==> flow/design.v <==
module AHB_Master_ALU_REG_pipelined (
    input wire        HCLK,        
    input wire        HRESETn,     
    output reg [31:0] HADDR,       
    output reg [2:0] HBURST,         
    output reg [2:0]  HSIZE,       
    output reg [1:0]  HTRANS,      
    output reg [31:0] HWDATA,      
    output reg        HWRITE,      
    input wire [31:0] HRDATA,      
    input wire        HREADY,      
    input wire        HRESP,
    input wire [63:0] cpu_inst
);
    wire [31:0] ReadData1, ReadData2;
    wire [31:0] ALUResult;
    reg RegWrite;
    reg [31:0] WriteData;
    reg type_data ;
    reg ALU_REG;
    reg write_read;
    reg [7:0] burst_length;
    reg [2:0] ReadReg1_ADDR;  
    reg [2:0] ReadReg2_ADDR;   
    reg [2:0] WriteReg_ADDR;   
    reg [2:0] AlU_OP;
    reg [2:0] WriteReg_ADDR2;
    reg [31:0] HWDATA_t;
    reg [31:0] HADDR_delay;
ALU alu(
    .A(ReadData1),
    .B(ReadData2),
    .AlU_OP(AlU_OP),
    .Result(ALUResult)
);
RegisterFile rf(
    .clk(HCLK),
    .rst_n(HRESETn),
    .ReadReg1_ADDR(ReadReg1_ADDR),
    .ReadReg2_ADDR(ReadReg2_ADDR),
    .WriteReg_ADDR(WriteReg_ADDR2),
    .WriteData(WriteData),
    .RegWrite(RegWrite),
    .ReadData1(ReadData1),
    .ReadData2(ReadData2)
);
localparam      IDLE         = 2'b00,
                BUSY     = 2'b01,
                NONSEQ   = 2'b10,
                SEQ      = 2'b11;
reg [9:0] burst_counter;
reg work;
always @(posedge HCLK or negedge HRESETn) begin
    if (!HRESETn)
        HADDR_delay <= 32'b0;
    else
        HADDR_delay <= cpu_inst [63:32];
end
always @(posedge HCLK or negedge HRESETn) begin
    if (!HRESETn)
    begin   
        HTRANS <= IDLE;   
        HADDR <= 32'b0;
        HBURST <= 3'b0;
        HSIZE <= 3'b0;
        HWDATA <= 32'b0;
        HWRITE <= 1'b0;
        RegWrite <= 1'b0;
        WriteData <= 32'b0;
        type_data <= 1'b0;
        ALU_REG <= 1'b0;
        write_read <= 1'b0;
        burst_length <= 8'b0;
        ReadReg1_ADDR <= 3'b0;
        ReadReg2_ADDR <= 3'b0;
        WriteReg_ADDR <= 3'b0;
        AlU_OP <= 3'b0;
        WriteReg_ADDR2 <= 3'b0;
        HWDATA_t <= 32'b0;
        burst_counter <= 10'b0;
        work <= 1'b0;
    end
    else
begin
        RegWrite <= 0;
        case (HTRANS)
            IDLE:begin
                if (type_data == 1)
                begin
                    if(ALU_REG)
                        begin
                            if(write_read)
                            begin
                                WriteData   <= ALUResult;
                                RegWrite    <= 1;
                            end                           
                             else
                            begin
                                HWDATA_t      <= ALUResult;
                                RegWrite    <= 0;
                            end                        end
                        else
                        begin
                            if (HWRITE)
                            begin
                                WriteData   <= HRDATA;
                                RegWrite    <= 1;
                            end
                            else
                            begin
                                HWDATA_t      <= ReadData1;
                                RegWrite    <= 0;
                            end
                        end
                        type_data <= 1;
                end
                type_data <= 1;
                HADDR <= HADDR_delay;
                HSIZE <= cpu_inst[6:4];  
                HWRITE <= cpu_inst[0];   
                HBURST <= cpu_inst[3:1];
                work <= cpu_inst[7];
                write_read <= cpu_inst [31];
                ALU_REG <= cpu_inst [18];
                burst_length <= cpu_inst[15:8];
                ReadReg1_ADDR <= cpu_inst[21:19]; 
                ReadReg2_ADDR <=  cpu_inst[24:22]; 
                WriteReg_ADDR <=  cpu_inst[27:25]; 
                WriteReg_ADDR2 <= WriteReg_ADDR;
                HWDATA <= HWDATA_t;
                AlU_OP <= cpu_inst [30:28];
                if (HREADY && work) begin
                    HTRANS <= NONSEQ;
                    burst_counter <= 0;        
                end
            end 
            BUSY:begin
                work <= cpu_inst[7];
                if (work) begin
                    HTRANS <= IDLE; 
                end
            end
            NONSEQ:begin
                type_data <= 1;
                HADDR <= HADDR_delay;
                HSIZE <= cpu_inst[6:4];  
                HWRITE <= cpu_inst[0];   
                HBURST <= cpu_inst[3:1];
                work <= cpu_inst[7];
                write_read <= cpu_inst [31];
                ALU_REG <= cpu_inst [18];
                burst_length <= cpu_inst[15:8];
                ReadReg1_ADDR <= cpu_inst[21:19]; 
                ReadReg2_ADDR <=  cpu_inst[24:22]; 
                WriteReg_ADDR <=  cpu_inst[27:25]; 
                WriteReg_ADDR2 <= WriteReg_ADDR;
                HWDATA <= HWDATA_t;
                AlU_OP <= cpu_inst [30:28];
                if(ALU_REG)
                        begin
                            if(write_read)
                            begin
                                WriteData   <= ALUResult;
                                RegWrite    <= 1;
                            end
                            else
                            begin
                                HWDATA_t      <= ALUResult;
                                RegWrite    <= 0;
                            end
                        end
                        else
                        begin
                            if (HWRITE)
                            begin
                                WriteData   <= HRDATA;
                                RegWrite    <= 1;
                            end
                            else
                            begin
                                HWDATA_t      <= ReadData1;
                                RegWrite    <= 0;
                            end
                        end
                if (HREADY) begin
                    if (!work)
                    HTRANS <= BUSY;
                    else if (HBURST) begin
                        type_data <= 1;
                        burst_counter <= burst_counter + 1;
                        HTRANS <= SEQ;
                    end else begin
                        type_data <= 1;
                        HTRANS <= IDLE;
                    end
                end
            end  
            SEQ:begin
                HWDATA <= HWDATA_t;
                ReadReg1_ADDR <= ReadReg1_ADDR +1;
                WriteReg_ADDR <=  WriteReg_ADDR;
                WriteReg_ADDR2 <= WriteReg_ADDR;
                RegWrite    <= 0;
                if (HREADY) begin
                    if(ALU_REG)
                        begin
                            if(write_read)
                            begin
                                WriteData   <= ALUResult;
                                RegWrite    <= 1;
                            end
                            else
                            begin
                                HWDATA_t      <= ALUResult;
                                RegWrite    <= 0;
                            end                        end
                        else
                        begin
                            if (HWRITE)
                            begin
                                WriteData   <= HRDATA;
                                RegWrite    <= 1;
                            end
                            else
                            begin
                                HWDATA_t      <= ReadData1;
                                RegWrite    <= 0;
                            end
                        end
                    HADDR <= HADDR + (4 << HSIZE); 
                        burst_counter <= burst_counter + 1;
                    if (!work)
                    HTRANS <= BUSY;
                    else if(HBURST == 3'b001 && burst_counter * HSIZE < 8'b11111111 && burst_counter < burst_length-1)
                    HTRANS <= SEQ;
                        else begin
                        HTRANS <= IDLE;
                    end
                end  
            end
            default:HTRANS <= IDLE;
        endcase
    end
end
endmodule
module ALU(
    input [31:0] A,    
    input [31:0] B,       
    input [2:0] AlU_OP,   
    output reg [31:0] Result 
);
    always @(*) begin
        case (AlU_OP)
            3'b000: Result = A + B;     
            3'b001: Result = A - B;     
            3'b010: Result = A & B;     
            3'b011: Result = A | B;     
            3'b100: Result = A ^ B;     
            3'b101: Result = ~A;        
            3'b110: Result = A << 1;    
            3'b111: Result = A >> 1;    
            default: Result = 8'b0;
        endcase
    end
endmodule
module RegisterFile(
    input clk,
    input rst_n,
    input [2:0] ReadReg1_ADDR,
    input [2:0] ReadReg2_ADDR,
    input [2:0] WriteReg_ADDR,
    input [31:0] WriteData,
    input RegWrite,
    output [31:0] ReadData1,
    output [31:0] ReadData2
);
    reg [31:0] registers [7:0]; 
    assign ReadData1 = registers[ReadReg1_ADDR];
    assign ReadData2 = registers[ReadReg2_ADDR];
    integer i;
    always @(posedge clk or negedge rst_n) begin
        if (!rst_n) begin
            for (i = 0; i < 8; i = i + 1)
                registers[i] <= 32'b0;
        end
        else if (RegWrite) begin
            registers[WriteReg_ADDR] <= WriteData;
        end
    end
endmodule
# [From RTL to reports: AHB_Master_ALU_REG_pipelined]
# Tool output for the design above before and after an edit, in the order of the flow.
# Lines under "orig" count in the file above, lines under "edited" in the edited file.
# "delta": "edited" minus "orig" as printed here. "change_rel_pct": 100 x difference / "orig".
# Operators: Yosys type, input widths -> output width; for muxes data width and select width s.
# A cell with - has no value.
[inputs] top_module="AHB_Master_ALU_REG_pipelined" clk_port="HCLK" cell_library="sky130hd" corner="tt_025C_1v80"

# [Edit of the RTL]
# Unified diff, file above to edited file.
# This change comes from a script, not from a designer. The edited design behaves differently; no optimisation was intended.
# begin of diff
@@ -255,5 +255,5 @@
             3'b001: Result = A - B;     
             3'b010: Result = A & B;     
-            3'b011: Result = A | B;     
+            3'b011: Result = A + B;     
             3'b100: Result = A ^ B;     
             3'b101: Result = ~A;        
# end of diff

# [Word level]
# Counts by Yosys on the flattened word-level netlist (proc, flatten, opt, wreduce). Print and check cells are left out.
[word_totals] item="ff_bits" orig=463 edited=463 delta=0 change_rel_pct=0.00
[word_totals] item="latch_bits" orig=0 edited=0 delta=0
[word_totals] item="ramBits" orig=0 edited=0 delta=0
[word_totals] item="mem_bits_ro" orig=0 edited=0 delta=0
[word_totals] item="clocked_rd_ports_x_width" orig=0 edited=0 delta=0
[word_totals] item="memories" orig=0 edited=0 delta=0
[word_totals] item="input_bits" orig=100 edited=100 delta=0 change_rel_pct=0.00
[word_totals] item="out_inout_bits" orig=73 edited=73 delta=0 change_rel_pct=0.00
[word_totals] item="wordCells" orig=148 edited=148 delta=0 change_rel_pct=0.00
[op_classes] item="n_addsub" orig=6 edited=6 delta=0 change_rel_pct=0.00
[op_classes] item="n_mul" orig=1 edited=1 delta=0 change_rel_pct=0.00
[op_classes] item="div" orig=0 edited=0 delta=0
[op_classes] item="cmp" orig=2 edited=2 delta=0 change_rel_pct=0.00
[op_classes] item="equal" orig=39 edited=39 delta=0 change_rel_pct=0.00
[op_classes] item="n_shift" orig=1 edited=1 delta=0 change_rel_pct=0.00
[op_classes] item="muxes" orig=39 edited=39 delta=0 change_rel_pct=0.00
[op_classes] item="n_logic" orig=4 edited=3 delta=-1 change_rel_pct=-25.00
[op_classes] item="n_reduce_logical" orig=27 edited=28 delta=1 change_rel_pct=3.70
[op_table] op="$pmux 32 s8" orig=3 edited=2 delta=-1 change_rel_pct=-33.33
[op_table] op="$or 32x32->32" orig=1 edited=0 delta=-1 change_rel_pct=-100.00
[op_table] op="$reduce_or 2->1" orig=1 edited=2 delta=1 change_rel_pct=100.00
[op_table] op="$pmux 32 s7" orig=0 edited=1 delta=1
# Operator kinds equal on both sides are left out: 39.

# [Depth]
# Depth = most cells in a row (Yosys ltp): at word level without a register or memory, in the mapped netlist without a sequential cell, where the memories' decode and read muxes count.
[depth] item="ltp_word" orig=8 edited=8 delta=0 change_rel_pct=0.00
[depth] item="abc_area" orig="0" edited="0"
[depth] item="ltp_mapped" orig=28 edited=25 delta=-3 change_rel_pct=-10.71

# [Synthesis result]
# The flow's flattened synthesis, as Yosys stat reports it; memories are mapped. The netlist is that of the ABC_AREA named above (0 if unset); the other value can give another one.
[synth_totals] item="cell_count" orig=2864 edited=2737 delta=-127 change_rel_pct=-4.43
[synth_totals] item="synth_area_um2" orig=28599.9 edited=27817.9 delta=-782.0 change_rel_pct=-2.73
[synth_totals] item="seq_area_um2" orig=11586.1 edited=11586.1 delta=0.0 change_rel_pct=0.00
[synth_totals] item="flip_flops" orig=463 edited=463 delta=0 change_rel_pct=0.00
[synth_totals] item="buffers" orig=192 edited=188 delta=-4 change_rel_pct=-2.08
[types] type="sky130_fd_sc_hd__ha_1" orig=142 edited=102 delta=-40 change_rel_pct=-28.17
[types] type="sky130_fd_sc_hd__nand2_1" orig=274 edited=239 delta=-35 change_rel_pct=-12.77
[types] type="sky130_fd_sc_hd__inv_1" orig=125 edited=95 delta=-30 change_rel_pct=-24.00
[types] type="sky130_fd_sc_hd__a22oi_1" orig=15 edited=39 delta=24 change_rel_pct=160.00
[types] type="sky130_fd_sc_hd__mux2_2" orig=345 edited=362 delta=17 change_rel_pct=4.93
[types] type="sky130_fd_sc_hd__a21oi_1" orig=163 edited=147 delta=-16 change_rel_pct=-9.82
[types] type="sky130_fd_sc_hd__o211ai_1" orig=24 edited=9 delta=-15 change_rel_pct=-62.50
[types] type="sky130_fd_sc_hd__buf_2" orig=28 edited=16 delta=-12 change_rel_pct=-42.86
[types] type="sky130_fd_sc_hd__o21a_1" orig=26 edited=14 delta=-12 change_rel_pct=-46.15
[types] type="sky130_fd_sc_hd__nor2_1" orig=216 edited=205 delta=-11 change_rel_pct=-5.09
[types] type="sky130_fd_sc_hd__xnor2_1" orig=58 edited=47 delta=-11 change_rel_pct=-18.97
[types] type="sky130_fd_sc_hd__nand3_1" orig=29 edited=18 delta=-11 change_rel_pct=-37.93
[types] type="sky130_fd_sc_hd__o21ai_1" orig=14 edited=3 delta=-11 change_rel_pct=-78.57
[types] type="sky130_fd_sc_hd__a221o_1" orig=5 edited=15 delta=10 change_rel_pct=200.00
[types] type="sky130_fd_sc_hd__clkbuf_1" orig=132 edited=141 delta=9 change_rel_pct=6.82
[types] type="sky130_fd_sc_hd__a41oi_1" orig=18 edited=27 delta=9 change_rel_pct=50.00
[types] type="sky130_fd_sc_hd__a222oi_1" orig=36 edited=44 delta=8 change_rel_pct=22.22
[types] type="sky130_fd_sc_hd__and3_1" orig=20 edited=12 delta=-8 change_rel_pct=-40.00
# Cell types equal on both sides are left out: 9.
# The list need not be complete.
# The figures by module come from a second, unflattened synthesis with its own total; it is not the netlist above.
[unflattened] item="cells_unflattened" orig=2810 edited=2704 delta=-106 change_rel_pct=-3.77
[unflattened] item="hier_area_um2" orig=29062.9 edited=28384.7 delta=-678.2 change_rel_pct=-2.33
# Each row is one instance without its submodules.
[by_module_orig] module="RegisterFile" n_inst=1 cells=1115 mod_area_um2=13689.4 mod_seq_area_um2=6406.1
[by_module_orig] module="AHB_Master_ALU_REG_pipelined" n_inst=1 cells=957 mod_area_um2=10362.4 mod_seq_area_um2=5180.0
[by_module_orig] module="ALU" n_inst=1 cells=738 mod_area_um2=5011.1 mod_seq_area_um2=0.0
[by_module_edited] module="RegisterFile" n_inst=1 cells=1115 mod_area_um2=13689.4 mod_seq_area_um2=6406.1
[by_module_edited] module="AHB_Master_ALU_REG_pipelined" n_inst=1 cells=938 mod_area_um2=10274.9 mod_seq_area_um2=5180.0
[by_module_edited] module="ALU" n_inst=1 cells=651 mod_area_um2=4420.5 mod_seq_area_um2=0.0

# [Path before layout]
# OpenSTA on the mapped netlist: ideal clock, no wires. The path of least setup slack (recovery checks aside). Input and output delay are each 20% of the period. Register names are those of the netlist, which keeps one name where synthesis merged equal registers.
[synth_path] item="path_type" orig="register -> register" edited="register -> register"
[synth_path] item="startpoint" orig="reg ReadReg1_ADDR[2]" edited="reg ReadReg2_ADDR[0]"
[synth_path] item="endpoint" orig="reg HWDATA_t[24]" edited="reg HWDATA_t[31]"
[synth_path] item="clock_period_ns" orig=6.0 edited=6.0 delta=0.0 change_rel_pct=0.00
[synth_path] item="setup_ns" orig=0.121 edited=0.095 delta=-0.026
[synth_path] item="arrival_ns" orig=4.923 edited=5.020 delta=0.097 change_rel_pct=1.97
[synth_path] item="t_required_ns" orig=5.879 edited=5.905 delta=0.026 change_rel_pct=0.44
[synth_path] item="slack_ns" orig=0.956 edited=0.885 delta=-0.071
[synth_path] item="delay_ns" orig=5.044 edited=5.115 delta=0.071 change_rel_pct=1.41
[synth_path] item="path_stages" orig=24 edited=24 delta=0 change_rel_pct=0.00
[synth_path] item="n_path_buf" orig=5 edited=3 delta=-2 change_rel_pct=-40.00
[synth_path] item="period_less_setup_slack_ns" orig=5.044 edited=5.115 delta=0.071 change_rel_pct=1.41
# "delay_ns" is the arrival time less input delay plus setup time.
# "path_stages": output pins that drive a net of the path, with the launching flip-flop's if there is one; two outputs of one cell count as two.
# "period_less_setup_slack_ns" = period - worst setup slack (recovery checks aside). The figure is calculated, with input and output delays left at 20% of the set period.
# Between the ends stands the longest chain of elaborated cells between them, by number of cells; it is not shown to be the way that was timed. Of several equally long chains one is given.
# Each line given opens the expression or statement behind the cell; cells for indexed reads and writes are added by Yosys, which also makes memories of some case tables.
# At most two assigning lines are given for a register; there are more.
[synth_between_orig] cell_sequence="sky130_fd_sc_hd__dfrtp_1 > sky130_fd_sc_hd__clkbuf_1 > sky130_fd_sc_hd__inv_1 > sky130_fd_sc_hd__clkbuf_1 > sky130_fd_sc_hd__ha_1 > sky130_fd_sc_hd__nor4_1 > sky130_fd_sc_hd__nand2b_1 > sky130_fd_sc_hd__buf_2 > sky130_fd_sc_hd__buf_2 > sky130_fd_sc_hd__buf_2 > sky130_fd_sc_hd__a21oi_1 > sky130_fd_sc_hd__inv_1 > sky130_fd_sc_hd__ha_1 > sky130_fd_sc_hd__fa_1 > sky130_fd_sc_hd__nor2b_1 > sky130_fd_sc_hd__o21a_1 > sky130_fd_sc_hd__o21ai_0 > sky130_fd_sc_hd__a2111oi_0 > sky130_fd_sc_hd__nor2_1 > sky130_fd_sc_hd__or3_1 > sky130_fd_sc_hd__o2111ai_1 > sky130_fd_sc_hd__mux2i_1 > sky130_fd_sc_hd__o211a_1 > sky130_fd_sc_hd__o21ai_1" elab_chain_cells=8 cone_cells=22
[synth_rtl_orig] item="from (decl)" line_no=23 rtl="reg [2:0] ReadReg1_ADDR;"
[synth_rtl_orig] item="from (assign)" line_no=126 rtl="ReadReg1_ADDR <= cpu_inst[21:19];"
[synth_rtl_orig] item="from (assign)" line_no=153 rtl="ReadReg1_ADDR <= cpu_inst[21:19];"
[synth_rtl_orig] item="$eq 3x3->1" line_no=278 rtl="assign ReadData1 = registers[ReadReg1_ADDR];"
[synth_rtl_orig] item="$pmux 32 s8" line_no=278
[synth_rtl_orig] item="$sub 32x32->32" line_no=255 rtl="3'b001: Result = A - B;"
[synth_rtl_orig] item="$pmux 32 s8" line_no=253 rtl="case (AlU_OP)"
[synth_rtl_orig] item="$mux 32" line_no=207 rtl="if(write_read)"
[synth_rtl_orig] item="$mux 32" line_no=205 rtl="if(ALU_REG)"
[synth_rtl_orig] item="$mux 32" line_no=204 rtl="if (HREADY) begin"
[synth_rtl_orig] item="$pmux 32 s3" line_no=86 rtl="case (HTRANS)"
[synth_rtl_orig] item="to (assign)" line_no=99 rtl="HWDATA_t      <= ALUResult;"
[synth_rtl_orig] item="to (assign)" line_no=111 rtl="HWDATA_t      <= ReadData1;"
[synth_rtl_orig] item="to (decl)" line_no=28 rtl="reg [31:0] HWDATA_t;"
[synth_between_edited] cell_sequence="sky130_fd_sc_hd__dfrtp_1 > sky130_fd_sc_hd__buf_6 > sky130_fd_sc_hd__buf_6 > sky130_fd_sc_hd__mux2_1 > sky130_fd_sc_hd__a222oi_1 > sky130_fd_sc_hd__o2bb2ai_2 > sky130_fd_sc_hd__ha_1 > sky130_fd_sc_hd__nand2_1 > sky130_fd_sc_hd__or4b_4 > sky130_fd_sc_hd__nor3_2 > sky130_fd_sc_hd__nand3_2 > sky130_fd_sc_hd__o21ai_0 > sky130_fd_sc_hd__xnor2_1 > sky130_fd_sc_hd__ha_1 > sky130_fd_sc_hd__clkbuf_1 > sky130_fd_sc_hd__and3_1 > sky130_fd_sc_hd__a41oi_1 > sky130_fd_sc_hd__o21ai_0 > sky130_fd_sc_hd__a2111oi_2 > sky130_fd_sc_hd__nor4b_1 > sky130_fd_sc_hd__a2111oi_0 > sky130_fd_sc_hd__nand2b_1 > sky130_fd_sc_hd__mux2i_1 > sky130_fd_sc_hd__o31ai_1" elab_chain_cells=8 cone_cells=19
[synth_rtl_edited] item="from (decl)" line_no=24 rtl="reg [2:0] ReadReg2_ADDR;"
[synth_rtl_edited] item="from (assign)" line_no=127 rtl="ReadReg2_ADDR <=  cpu_inst[24:22];"
[synth_rtl_edited] item="from (assign)" line_no=154 rtl="ReadReg2_ADDR <=  cpu_inst[24:22];"
[synth_rtl_edited] item="$eq 3x3->1" line_no=279 rtl="assign ReadData2 = registers[ReadReg2_ADDR];"
[synth_rtl_edited] item="$pmux 32 s8" line_no=279
[synth_rtl_edited] item="$add 32x32->32" line_no=257 rtl="3'b011: Result = A + B;"
[synth_rtl_edited] item="$pmux 32 s7" line_no=253 rtl="case (AlU_OP)"
[synth_rtl_edited] item="$mux 32" line_no=207 rtl="if(write_read)"
[synth_rtl_edited] item="$mux 32" line_no=205 rtl="if(ALU_REG)"
[synth_rtl_edited] item="$mux 32" line_no=204 rtl="if (HREADY) begin"
[synth_rtl_edited] item="$pmux 32 s3" line_no=86 rtl="case (HTRANS)"
[synth_rtl_edited] item="to (assign)" line_no=99 rtl="HWDATA_t      <= ALUResult;"
[synth_rtl_edited] item="to (assign)" line_no=111 rtl="HWDATA_t      <= ReadData1;"
[synth_rtl_edited] item="to (decl)" line_no=28 rtl="reg [31:0] HWDATA_t;"

# [Path in the finished layout]
# Path of least setup slack in the final report of each run of set A (OpenROAD, finished layout, wires in). Where an end is a register, its clock arrival counts in the times.
[layout_path] item="path_type" orig="register -> register" edited="register -> register"
[layout_path] item="startpoint" orig="reg ReadReg2_ADDR[1]" edited="reg ReadReg2_ADDR[0]"
[layout_path] item="endpoint" orig="reg HWDATA_t[31]" edited="reg HWDATA_t[27]"
[layout_path] item="clock_period_ns" orig=5.77 edited=5.77 delta=0.00 change_rel_pct=0.00
[layout_path] item="setup_ns" orig=0.07 edited=0.08 delta=0.01
[layout_path] item="arrival_ns" orig=6.01 edited=6.04 delta=0.03 change_rel_pct=0.50
[layout_path] item="t_required_ns" orig=6.32 edited=6.31 delta=-0.01 change_rel_pct=-0.16
[layout_path] item="slack_ns" orig=0.31 edited=0.27 delta=-0.04
[layout_path] item="path_stages" orig=20 edited=22 delta=2 change_rel_pct=10.00
[layout_path] item="n_path_buf" orig=2 edited=3 delta=1 change_rel_pct=50.00
# Between the ends stands the longest chain of elaborated cells between them, by number of cells; it is not shown to be the way that was timed. Of several equally long chains one is given.
# At most two assigning lines are given for a register; there are more.
[layout_between_orig] cell_sequence="sky130_fd_sc_hd__dfrtp_2 > sky130_fd_sc_hd__buf_12 > sky130_fd_sc_hd__nor2b_1 > sky130_fd_sc_hd__o2bb2ai_1 > sky130_fd_sc_hd__a221oi_1 > sky130_fd_sc_hd__nor2_1 > sky130_fd_sc_hd__inv_1 > sky130_fd_sc_hd__a31oi_1 > sky130_fd_sc_hd__xnor2_1 > sky130_fd_sc_hd__ha_1 > sky130_fd_sc_hd__o21ai_0 > sky130_fd_sc_hd__a21oi_1 > sky130_fd_sc_hd__o211ai_1 > sky130_fd_sc_hd__o21ba_2 > sky130_fd_sc_hd__or4_1 > sky130_fd_sc_hd__a211o_1 > sky130_fd_sc_hd__a211oi_1 > sky130_fd_sc_hd__nor3b_2 > sky130_fd_sc_hd__buf_4 > sky130_fd_sc_hd__o21ai_1" elab_chain_cells=8 cone_cells=20
[layout_rtl_orig] item="from (decl)" line_no=24 rtl="reg [2:0] ReadReg2_ADDR;"
[layout_rtl_orig] item="from (assign)" line_no=127 rtl="ReadReg2_ADDR <=  cpu_inst[24:22];"
[layout_rtl_orig] item="from (assign)" line_no=154 rtl="ReadReg2_ADDR <=  cpu_inst[24:22];"
[layout_rtl_orig] item="$eq 3x3->1" line_no=279 rtl="assign ReadData2 = registers[ReadReg2_ADDR];"
[layout_rtl_orig] item="$pmux 32 s8" line_no=279
[layout_rtl_orig] item="$sub 32x32->32" line_no=255 rtl="3'b001: Result = A - B;"
[layout_rtl_orig] item="$pmux 32 s8" line_no=253 rtl="case (AlU_OP)"
[layout_rtl_orig] item="$mux 32" line_no=207 rtl="if(write_read)"
[layout_rtl_orig] item="$mux 32" line_no=205 rtl="if(ALU_REG)"
[layout_rtl_orig] item="$mux 32" line_no=204 rtl="if (HREADY) begin"
[layout_rtl_orig] item="$pmux 32 s3" line_no=86 rtl="case (HTRANS)"
[layout_rtl_orig] item="to (assign)" line_no=99 rtl="HWDATA_t      <= ALUResult;"
[layout_rtl_orig] item="to (assign)" line_no=111 rtl="HWDATA_t      <= ReadData1;"
[layout_rtl_orig] item="to (decl)" line_no=28 rtl="reg [31:0] HWDATA_t;"
[layout_between_edited] cell_sequence="sky130_fd_sc_hd__dfrtp_4 > sky130_fd_sc_hd__buf_4 > sky130_fd_sc_hd__and3b_1 > sky130_fd_sc_hd__o2bb2ai_1 > sky130_fd_sc_hd__o32ai_2 > sky130_fd_sc_hd__nand3_4 > sky130_fd_sc_hd__or4b_4 > sky130_fd_sc_hd__nor3_4 > sky130_fd_sc_hd__nand3_2 > sky130_fd_sc_hd__o21ai_0 > sky130_fd_sc_hd__xnor2_1 > sky130_fd_sc_hd__ha_1 > sky130_fd_sc_hd__buf_4 > sky130_fd_sc_hd__nand3_1 > sky130_fd_sc_hd__nor4_1 > sky130_fd_sc_hd__buf_4 > sky130_fd_sc_hd__a21oi_1 > sky130_fd_sc_hd__o21bai_1 > sky130_fd_sc_hd__a211oi_1 > sky130_fd_sc_hd__or3_1 > sky130_fd_sc_hd__a221o_1 > sky130_fd_sc_hd__a31oi_1" elab_chain_cells=8 cone_cells=19
[layout_rtl_edited] item="from (decl)" line_no=24 rtl="reg [2:0] ReadReg2_ADDR;"
[layout_rtl_edited] item="from (assign)" line_no=127 rtl="ReadReg2_ADDR <=  cpu_inst[24:22];"
[layout_rtl_edited] item="from (assign)" line_no=154 rtl="ReadReg2_ADDR <=  cpu_inst[24:22];"
[layout_rtl_edited] item="$eq 3x3->1" line_no=279 rtl="assign ReadData2 = registers[ReadReg2_ADDR];"
[layout_rtl_edited] item="$pmux 32 s8" line_no=279
[layout_rtl_edited] item="$add 32x32->32" line_no=257 rtl="3'b011: Result = A + B;"
[layout_rtl_edited] item="$pmux 32 s7" line_no=253 rtl="case (AlU_OP)"
[layout_rtl_edited] item="$mux 32" line_no=207 rtl="if(write_read)"
[layout_rtl_edited] item="$mux 32" line_no=205 rtl="if(ALU_REG)"
[layout_rtl_edited] item="$mux 32" line_no=204 rtl="if (HREADY) begin"
[layout_rtl_edited] item="$pmux 32 s3" line_no=86 rtl="case (HTRANS)"
[layout_rtl_edited] item="to (assign)" line_no=99 rtl="HWDATA_t      <= ALUResult;"
[layout_rtl_edited] item="to (assign)" line_no=111 rtl="HWDATA_t      <= ReadData1;"
[layout_rtl_edited] item="to (decl)" line_no=28 rtl="reg [31:0] HWDATA_t;"

# [Layout results]
# Both versions went through the flow (Yosys, OpenROAD) with the same settings in each pair. Constraints: input delay and output delay 20% of the set period each, output load 0.01 pF.
[flow_settings_set_A] CORE_UTILIZATION=40 PLACE_DENSITY=0.6 period_ns=5.77 CAP_MARGIN=20 CORE_MARGIN=2 SLEW_MARGIN=20
[results_set_A] item="post_synth_area_um2" orig=28599.9 edited=27817.9 delta=-782.0 change_rel_pct=-2.73
[results_set_A] item="total_die_area_um2" orig=73655.2 edited=71671.3 delta=-1983.9 change_rel_pct=-2.69
[results_set_A] item="finish.stdcell_area_um2" orig=33668.5 edited=33484.6 delta=-183.9 change_rel_pct=-0.55
[results_set_A] item="post_route_util_frac" orig=0.473 edited=0.487 delta=0.014
[results_set_A] item="worst_setup_slack_ns" orig=0.315 edited=0.269 delta=-0.046
[results_set_A] item="total_negative_slack_ns" orig=0.000 edited=0.000 delta=0.000
[results_set_A] item="achieved_clock_period_ns" orig=5.455 edited=5.501 delta=0.046 change_rel_pct=0.84
[flow_settings_set_B] CORE_MARGIN=3 CORE_UTILIZATION=44 CTS_CLUSTER_SIZE=81 HOLD_SLACK_MARGIN=0.28 MAX_ROUTING_LAYER="met5" PLACE_DENSITY_LB_ADDON=0.08 SETUP_SLACK_MARGIN=0.61 period_ns=7.72 CAP_MARGIN=20 SLEW_MARGIN=20
[results_set_B] item="post_synth_area_um2" orig=28599.9 edited=27817.9 delta=-782.0 change_rel_pct=-2.73
[results_set_B] item="total_die_area_um2" orig=68094.9 edited=66275.4 delta=-1819.5 change_rel_pct=-2.67
[results_set_B] item="finish.stdcell_area_um2" orig=32949.1 edited=32138.3 delta=-810.8 change_rel_pct=-2.46
[results_set_B] item="post_route_util_frac" orig=0.518 edited=0.517 delta=-0.001
[results_set_B] item="worst_setup_slack_ns" orig=1.040 edited=1.068 delta=0.028
[results_set_B] item="total_negative_slack_ns" orig=0.000 edited=0.000 delta=0.000
[results_set_B] item="hold_ws_ns" orig=0.453 edited=0.442 delta=-0.011
[results_set_B] item="achieved_clock_period_ns" orig=6.680 edited=6.652 delta=-0.028 change_rel_pct=-0.42
# "achieved_clock_period_ns" means the clock period less the worst setup slack. The figure is calculated, with input and output delays left at 20% of the set period.
